==> flow/design.v <==
module cordic_phase_shifter #(parameter DEPTH = 1, LOG2_PHASE_SCALE = 1)(
input clk,
input rst_n,
input signed [8:0] x_in,
input signed [8:0] y_in,
input signed [31:0] p,
output reg signed [8:0] x_out,
output reg signed [8:0] y_out,
output reg signed [31:0] phase_final
);
wire signed [31:0] atan_table [0:30];
   assign atan_table[0]  = 32'b00100000000000000000000000000000; 
   assign atan_table[1]  = 32'b00010010111001000000010100011101; 
   assign atan_table[2]  = 32'b00001001111110110011100001011011; 
   assign atan_table[3]  = 32'b00000101000100010001000111010100; 
   assign atan_table[4]  = 32'b00000010100010110000110101000011;
   assign atan_table[5]  = 32'b00000001010001011101011111100001;
   assign atan_table[6]  = 32'b00000000101000101111011000011110;
   assign atan_table[7]  = 32'b00000000010100010111110001010101;
   assign atan_table[8]  = 32'b00000000001010001011111001010011;
   assign atan_table[9]  = 32'b00000000000101000101111100101110;
   assign atan_table[10] = 32'b00000000000010100010111110011000;
   assign atan_table[11] = 32'b00000000000001010001011111001100;
   assign atan_table[12] = 32'b00000000000000101000101111100110;
   assign atan_table[13] = 32'b00000000000000010100010111110011;
   assign atan_table[14] = 32'b00000000000000001010001011111001;
   assign atan_table[15] = 32'b00000000000000000101000101111101;
   assign atan_table[16] = 32'b00000000000000000010100010111110;
   assign atan_table[17] = 32'b00000000000000000001010001011111;
   assign atan_table[18] = 32'b00000000000000000000101000101111;
   assign atan_table[19] = 32'b00000000000000000000010100011000;
   assign atan_table[20] = 32'b00000000000000000000001010001100;
   assign atan_table[21] = 32'b00000000000000000000000101000110;
   assign atan_table[22] = 32'b00000000000000000000000010100011;
   assign atan_table[23] = 32'b00000000000000000000000001010001;
   assign atan_table[24] = 32'b00000000000000000000000000101000;
   assign atan_table[25] = 32'b00000000000000000000000000010100;
   assign atan_table[26] = 32'b00000000000000000000000000001010;
   assign atan_table[27] = 32'b00000000000000000000000000000101;
   assign atan_table[28] = 32'b00000000000000000000000000000010;
   assign atan_table[29] = 32'b00000000000000000000000000000001;
   assign atan_table[30] = 32'b00000000000000000000000000000000;
reg signed [8:0] next_x_out, next_y_out;
reg signed [31:0] next_phase_final;
wire signed [31:0] atan_val;
always @(posedge clk) begin
    if (!rst_n) begin
        x_out <= x_in;
        y_out <= y_in;
        phase_final <= p;
    end 
    else begin
        x_out <= next_x_out;
        y_out <= next_y_out;
        phase_final <= next_phase_final;
    end
end
localparam [8:0] DEPTH_CASTED = DEPTH[8:0];
assign atan_val = atan_table[DEPTH_CASTED] >>> LOG2_PHASE_SCALE;
always @* begin
    next_x_out = x_in + (y_in >>> DEPTH_CASTED);
    next_y_out = y_in - (x_in >>> DEPTH_CASTED);
    next_phase_final = p + atan_val;
    if (p[31] == 1'b0) begin
        next_x_out = x_in - (y_in >>> DEPTH_CASTED);
        next_y_out = y_in + (x_in >>> DEPTH_CASTED);
        next_phase_final = p - atan_val;
    end
end
endmodule
module pipeline(
input clk,
input rst_n,
input signed [8:0] x_in,
input signed [8:0] y_in,
input signed [31:0] phase_in,
input in_valid,
output signed [8:0] x_out,
output signed [8:0] y_out,
output signed [31:0] phase_out,
output out_valid
);
    wire signed [8:0] x_stage [0:31];
    wire signed [8:0] y_stage [0:31];
    wire signed [31:0] phase_stage [0:31];
    assign x_stage[0] = x_in;
    assign y_stage[0] = y_in;
    assign phase_stage[0] = phase_in;
genvar i;
generate
        for (i = 0; i < 31; i = i + 1) begin : cordic_stages
            cordic_phase_shifter #(
                .DEPTH(i),
                .LOG2_PHASE_SCALE(0)
            ) stage_inst (
                .clk(clk),
                .rst_n(rst_n),
                .x_in(x_stage[i]),
                .y_in(y_stage[i]),
                .p(phase_stage[i]),
                .x_out(x_stage[i+1]),
                .y_out(y_stage[i+1]),
                .phase_final(phase_stage[i+1])
            );
        end
endgenerate
    reg [30:0] valid_stage;
    always @(posedge clk) begin
        if (!rst_n)
            valid_stage <= 31'd0;
        else
            valid_stage <= {valid_stage[29:0], in_valid};
    end
    assign out_valid = valid_stage[30];
    assign x_out = x_stage[31];
    assign y_out = y_stage[31];
    assign phase_out = phase_stage[31];
endmodule
Ticket comment

### Step by step through the tools: pipeline

Module pipeline before and after one edit of its RTL, step after step.
"unedited" refers to lines of the RTL above, "edited" to lines of the edited file.
"difference": "edited" minus "unedited" as printed here.
Cell names lack the library's common part.
The mark - stands for no value.

| set-up | value |
|---|---|
| top | pipeline |
| clock input | clk |
| library | sky130hd |
| corner | tt_025C_1v80 |

### Diff

The edit as a unified diff against the file above.
The edited RTL no longer does the same as the RTL above: the edit was made by script, with no optimisation intended.

```diff
@@ -107,7 +107,4 @@
     reg [30:0] valid_stage;
     always @(posedge clk) begin
-        if (!rst_n)
-            valid_stage <= 31'd0;
-        else
             valid_stage <= {valid_stage[29:0], in_valid};
     end
```

### Elaborated design

Source: Yosys, flattened and elaborated. Widths are those after wreduce; folded enables and synchronous resets count as part of the registers. Registers that Yosys merges into a memory's read port (data or address) are not register bits. Print and check cells do not count. Equal cells are merged and count once.

Word-level totals:

| item | unedited | edited | difference |
|---|---|---|---|
| register bits | 1,581 | 1,581 | 0 |
| input port bits | 53 | 53 | 0 |
| elaborated cells | 461 | 461 | 0 |

Cells by class:

| item | unedited | edited | difference |
|---|---|---|---|
| add/sub/neg operators | 183 | 183 | 0 |
| multiplexer cells | 184 | 184 | 0 |

Operator kinds equal on both sides are left out: 80.

### Depth

Depth = most cells in a row (Yosys ltp): at word level without a register or memory, in the mapped netlist without a sequential cell, where the memories' decode and read muxes count.

Depth:

| item | unedited | edited | difference |
|---|---|---|---|
| depth after elaboration | 3 | 3 | 0 |
| ABC_AREA | 0 | 0 | - |
| mapped depth | 16 | 16 | 0 |
| gate-level depth less buffers | 16 | 16 | 0 |

### Synthesis result

The flow's flattened synthesis, as Yosys stat reports it; memories are mapped. The netlist is that of the ABC_AREA named above (0 if unset); the other value can give another one.

Mapped netlist:

| item | unedited | edited | difference |
|---|---|---|---|
| cells in the netlist | 12,039 | 11,775 | -264 |
| synthesis area (um2) | 110,110.6 | 108,634.2 | -1,476.4 |
| sequential area (um2) | 31,650.4 | 31,650.4 | 0.0 |
| flip-flop cells | 1,581 | 1,581 | 0 |

Cells by type:

| type | unedited | edited | difference |
|---|---|---|---|
| a21o_1 | 722 | 635 | -87 |
| a21oi_1 | 1,094 | 1,010 | -84 |
| clkbuf_1 | 308 | 255 | -53 |
| o21ai_0 | 502 | 536 | +34 |
| nand2_1 | 673 | 645 | -28 |
| a211oi_1 | 65 | 93 | +28 |
| and2_1 | 96 | 70 | -26 |
| inv_1 | 578 | 555 | -23 |
| nor3_1 | 111 | 133 | +22 |
| o21bai_1 | 219 | 239 | +20 |
| nand4_1 | 91 | 71 | -20 |
| o21a_1 | 114 | 133 | +19 |
| nor2_1 | 713 | 695 | -18 |
| nor2b_1 | 144 | 127 | -17 |
| and3_1 | 95 | 79 | -16 |
| a31oi_1 | 91 | 107 | +16 |
| nand2b_1 | 110 | 122 | +12 |
| a221oi_1 | 31 | 19 | -12 |

Cell types equal on both sides are left out: 15.
The list need not be complete.
By module: a second synthesis without flattening, with its own total; a netlist apart from the flattened one above.

Second synthesis, totals:

| item | unedited | edited | difference |
|---|---|---|---|
| cells (unflattened synthesis) | 13,892 | 13,858 | -34 |
| area (unflattened synthesis) (um2) | 120,684.5 | 120,436.8 | -247.7 |

Each row is one instance without its submodules.

Modules, unedited:

| module | times used | cells | area (um2) | sequential area (um2) |
|---|---|---|---|---|
| cordic_phase_shifter | 1 | 562 | 4,524.3 | 1,001.0 |
| cordic_phase_shifter | 1 | 541 | 4,478.0 | 1,001.0 |
| cordic_phase_shifter | 1 | 522 | 4,256.6 | 1,001.0 |
| cordic_phase_shifter | 1 | 494 | 4,226.6 | 1,001.0 |
| cordic_phase_shifter | 1 | 487 | 4,136.5 | 1,001.0 |
| cordic_phase_shifter | 1 | 475 | 4,103.9 | 1,001.0 |
| cordic_phase_shifter | 1 | 486 | 4,087.7 | 1,001.0 |
| cordic_phase_shifter | 1 | 461 | 4,080.2 | 1,001.0 |
| cordic_phase_shifter | 1 | 473 | 4,060.1 | 1,001.0 |
| cordic_phase_shifter | 1 | 485 | 4,040.1 | 1,001.0 |
| cordic_phase_shifter | 1 | 480 | 4,017.6 | 1,001.0 |
| cordic_phase_shifter | 1 | 448 | 3,998.8 | 1,001.0 |
| cordic_phase_shifter | 1 | 471 | 3,992.6 | 1,001.0 |
| cordic_phase_shifter | 1 | 465 | 3,986.3 | 1,001.0 |

unedited: Further modules, not shown: 18.

Modules, edited:

| module | times used | cells | area (um2) | sequential area (um2) |
|---|---|---|---|---|
| cordic_phase_shifter | 1 | 562 | 4,524.3 | 1,001.0 |
| cordic_phase_shifter | 1 | 541 | 4,478.0 | 1,001.0 |
| cordic_phase_shifter | 1 | 522 | 4,256.6 | 1,001.0 |
| cordic_phase_shifter | 1 | 494 | 4,226.6 | 1,001.0 |
| cordic_phase_shifter | 1 | 487 | 4,136.5 | 1,001.0 |
| cordic_phase_shifter | 1 | 475 | 4,103.9 | 1,001.0 |
| cordic_phase_shifter | 1 | 486 | 4,087.7 | 1,001.0 |
| cordic_phase_shifter | 1 | 461 | 4,080.2 | 1,001.0 |
| cordic_phase_shifter | 1 | 473 | 4,060.1 | 1,001.0 |
| cordic_phase_shifter | 1 | 485 | 4,040.1 | 1,001.0 |
| cordic_phase_shifter | 1 | 480 | 4,017.6 | 1,001.0 |
| cordic_phase_shifter | 1 | 448 | 3,998.8 | 1,001.0 |
| cordic_phase_shifter | 1 | 471 | 3,992.6 | 1,001.0 |
| cordic_phase_shifter | 1 | 465 | 3,986.3 | 1,001.0 |

edited: Further modules, not shown: 18.

### Timing after synthesis

Path of least setup slack by OpenSTA after synthesis, without wires, with an ideal clock, recovery checks aside; 20% of the period is set as input and as output delay. Where synthesis merged equal registers, the netlist keeps one of their names.

Timing after synthesis:

| item | unedited | edited | difference |
|---|---|---|---|
| kind | reg-to-reg | reg-to-reg | - |
| from | reg cordic_stages[0].stage_inst.phase_final[31] | reg cordic_stages[2].stage_inst.phase_final[31] | - |
| to | reg cordic_stages[1].stage_inst.phase_final[25] | reg cordic_stages[3].stage_inst.phase_final[29] | - |
| clock period (ps) | 10,000 | 10,000 | 0 |
| setup time (ps) | 121 | 121 | 0 |
| launch time at the first pin (ps) | 0 | 0 | 0 |
| arrival (ps) | 3,987 | 3,891 | -96 |
| required time (ps) | 9,879 | 9,879 | 0 |
| setup slack (ps) | 5,892 | 5,988 | +96 |
| delay of the path (ps) | 4,108 | 4,012 | -96 |
| driving pins on the path | 15 | 15 | 0 |
| period reached after synthesis (ps) | 4,108 | 4,012 | -96 |

"delay of the path" = arrival - input delay + setup time.
"driving pins on the path" counts driving pins, that of a launching flip-flop among them; a cell with two outputs on the path counts twice.
"period reached after synthesis" = period - worst setup slack (recovery checks aside). The figure is calculated, with input and output delays left at 20% of the set period.
The rows between start and end are the longest chain of elaborated cells between them; the timing report does not say that the signal goes this way. Where chains are equally long, one stands for them.
A line is the first line of the expression or statement that the cell stems from. Yosys adds cells for indexed reads and writes and turns some case tables into memories.

| on the way, after synthesis, unedited | value |
|---|---|
| path through | dfxtp_1 -> clkbuf_1 -> buf_1 -> inv_1 -> ha_1 -> a21oi_1 -> nor2_1 -> or4b_4 -> a221oi_2 -> o21ai_1 -> o21a_2 -> a41o_4 -> a31oi_4 -> xnor2_1 -> mux2_4 |
| cells in the longest elaborated chain | 2 |
| elaborated cells between the ends (all ways) | 2 |
| source lines of those cells | 2 |
| classes of those cells | 2 x mux |

Ends and longest elaborated chain, after synthesis, unedited:

| item | RTL line | RTL |
|---|---|---|
| start: declaration | 9 | `output reg signed [31:0] phase_final` |
| start: assignment | 50 | `phase_final <= p;` |
| start: assignment | 55 | `phase_final <= next_phase_final;` |
| 2-to-1 mux 32 bit | 64 | `if (p[31] == 1'b0) begin` |
| 2-to-1 mux 32 bit | 47 | `if (!rst_n) begin` |
| end: assignment | 50 |  |
| end: assignment | 55 |  |
| end: declaration | 9 |  |

| on the way, after synthesis, edited | value |
|---|---|
| path through | dfxtp_1 -> clkbuf_1 -> clkbuf_1 -> inv_1 -> ha_1 -> a211oi_1 -> o21bai_1 -> o211ai_1 -> a2111oi_0 -> a211o_1 -> a21o_1 -> a2111oi_0 -> o41ai_1 -> xor2_1 -> mux2_2 |
| cells in the longest elaborated chain | 2 |
| elaborated cells between the ends (all ways) | 2 |
| source lines of those cells | 2 |
| classes of those cells | 2 x mux |

Ends and longest elaborated chain, after synthesis, edited:

| item | RTL line | RTL |
|---|---|---|
| start: declaration | 9 | `output reg signed [31:0] phase_final` |
| start: assignment | 50 | `phase_final <= p;` |
| start: assignment | 55 | `phase_final <= next_phase_final;` |
| 2-to-1 mux 32 bit | 64 | `if (p[31] == 1'b0) begin` |
| 2-to-1 mux 32 bit | 47 | `if (!rst_n) begin` |
| end: assignment | 50 |  |
| end: assignment | 55 |  |
| end: declaration | 9 |  |

### Path in the finished layout

From the final timing report of the runs of pair 1: the path of least setup slack in the routed layout; clock arrival at registers is part of the times.
The path's times are printed in steps of 10 ps; the period is the one set.

Timing after layout:

| item | unedited | edited | difference |
|---|---|---|---|
| kind | reg-to-reg | reg-to-reg | - |
| from | reg cordic_stages[21].stage_inst.phase_final[31] | reg cordic_stages[10].stage_inst.phase_final[31] | - |
| to | reg cordic_stages[22].stage_inst.phase_final[29] | reg cordic_stages[11].stage_inst.phase_final[30] | - |
| clock period (ps) | 5,060 | 5,060 | 0 |
| setup time (ps) | 110 | 110 | 0 |
| launch time at the first pin (ps) | 810 | 840 | +30 |
| arrival (ps) | 4,700 | 5,040 | +340 |
| required time (ps) | 5,760 | 5,790 | +30 |
| setup slack (ps) | 1,060 | 750 | -310 |
| driving pins on the path | 14 | 13 | -1 |

The rows between start and end are the longest chain of elaborated cells between them; the timing report does not say that the signal goes this way. Where chains are equally long, one stands for them.

| on the way, after layout, unedited | value |
|---|---|
| path through | dfxtp_1 -> inv_1 -> buf_4 -> ha_1 -> and2_1 -> or2_2 -> nor2_1 -> o211ai_1 -> a41oi_1 -> o21ai_0 -> a41oi_1 -> o21ai_0 -> xor2_1 -> mux2_2 |
| cells in the longest elaborated chain | 2 |
| elaborated cells between the ends (all ways) | 2 |
| source lines of those cells | 2 |
| classes of those cells | 2 x mux |

Ends and longest elaborated chain, after layout, unedited:

| item | RTL line | RTL |
|---|---|---|
| start: declaration | 9 | `output reg signed [31:0] phase_final` |
| start: assignment | 50 | `phase_final <= p;` |
| start: assignment | 55 | `phase_final <= next_phase_final;` |
| 2-to-1 mux 32 bit | 64 | `if (p[31] == 1'b0) begin` |
| 2-to-1 mux 32 bit | 47 | `if (!rst_n) begin` |
| end: assignment | 50 |  |
| end: assignment | 55 |  |
| end: declaration | 9 |  |

| on the way, after layout, edited | value |
|---|---|
| path through | dfxtp_1 -> inv_1 -> ha_1 -> a21o_1 -> a21o_1 -> a211oi_1 -> o211ai_1 -> a31oi_1 -> o311a_1 -> o21ai_0 -> a21boi_0 -> xnor2_1 -> mux2_2 |
| cells in the longest elaborated chain | 2 |
| elaborated cells between the ends (all ways) | 2 |
| source lines of those cells | 2 |
| classes of those cells | 2 x mux |

Ends and longest elaborated chain, after layout, edited:

| item | RTL line | RTL |
|---|---|---|
| start: declaration | 9 | `output reg signed [31:0] phase_final` |
| start: assignment | 50 | `phase_final <= p;` |
| start: assignment | 55 | `phase_final <= next_phase_final;` |
| 2-to-1 mux 32 bit | 64 | `if (p[31] == 1'b0) begin` |
| 2-to-1 mux 32 bit | 47 | `if (!rst_n) begin` |
| end: assignment | 50 |  |
| end: assignment | 55 |  |
| end: declaration | 9 |  |

### Flow runs

Both versions went through the flow (Yosys, OpenROAD) with the same settings in each pair. Constraints: input delay and output delay 20% of the set period each, output load 0.01 pF.

| flow settings, pair 1 | value |
|---|---|
| CORE_UTILIZATION | 40 |
| period_ns | 5.06 |
| CAP_MARGIN | 20 |
| CORE_MARGIN | 2 |
| SLEW_MARGIN | 20 |

Final reports, pair 1:

| item | unedited | edited | difference |
|---|---|---|---|
| synthesis area (um2) | 110,110.6 | 108,634.2 | -1,476.4 |
| overall die area (um2) | 279,492.0 | 275,772.0 | -3,720.0 |
| standard-cell area after routing (um2) | 121,391.0 | 120,399.0 | -992.0 |
| smallest setup slack (ps) | 1,058 | 746 | -312 |
| post-route setup TNS (ps) | 0 | 0 | 0 |
| smallest hold slack (ps) | 320 | 285 | -35 |
| achieved period (ps) | 4,002 | 4,314 | +312 |

| flow settings, pair 2 | value |
|---|---|
| CAP_MARGIN | 40 |
| CORE_ASPECT_RATIO | 0.98 |
| CORE_MARGIN | 7 |
| CORE_UTILIZATION | 51 |
| CTS_CLUSTER_SIZE | 28 |
| GPL_ROUTABILITY_DRIVEN | 0 |
| PLACE_DENSITY_LB_ADDON | 0.1 |
| SETUP_SLACK_MARGIN | 0.48 |
| period_ns | 3.14 |
| SLEW_MARGIN | 20 |

Final reports, pair 2:

| item | unedited | edited | difference |
|---|---|---|---|
| synthesis area (um2) | 110,110.6 | 108,634.2 | -1,476.4 |
| overall die area (um2) | 229,110.0 | 226,128.0 | -2,982.0 |
| standard-cell area after routing (um2) | 136,421.0 | 136,879.0 | +458.0 |
| smallest setup slack (ps) | -84 | -104 | -20 |
| post-route setup TNS (ps) | -176 | -776 | -600 |
| smallest hold slack (ps) | 244 | 238 | -6 |
| achieved period (ps) | 3,224 | 3,244 | +20 |

"achieved period" means the clock period less the worst setup slack. The figure is calculated, with input and output delays left at 20% of the set period.
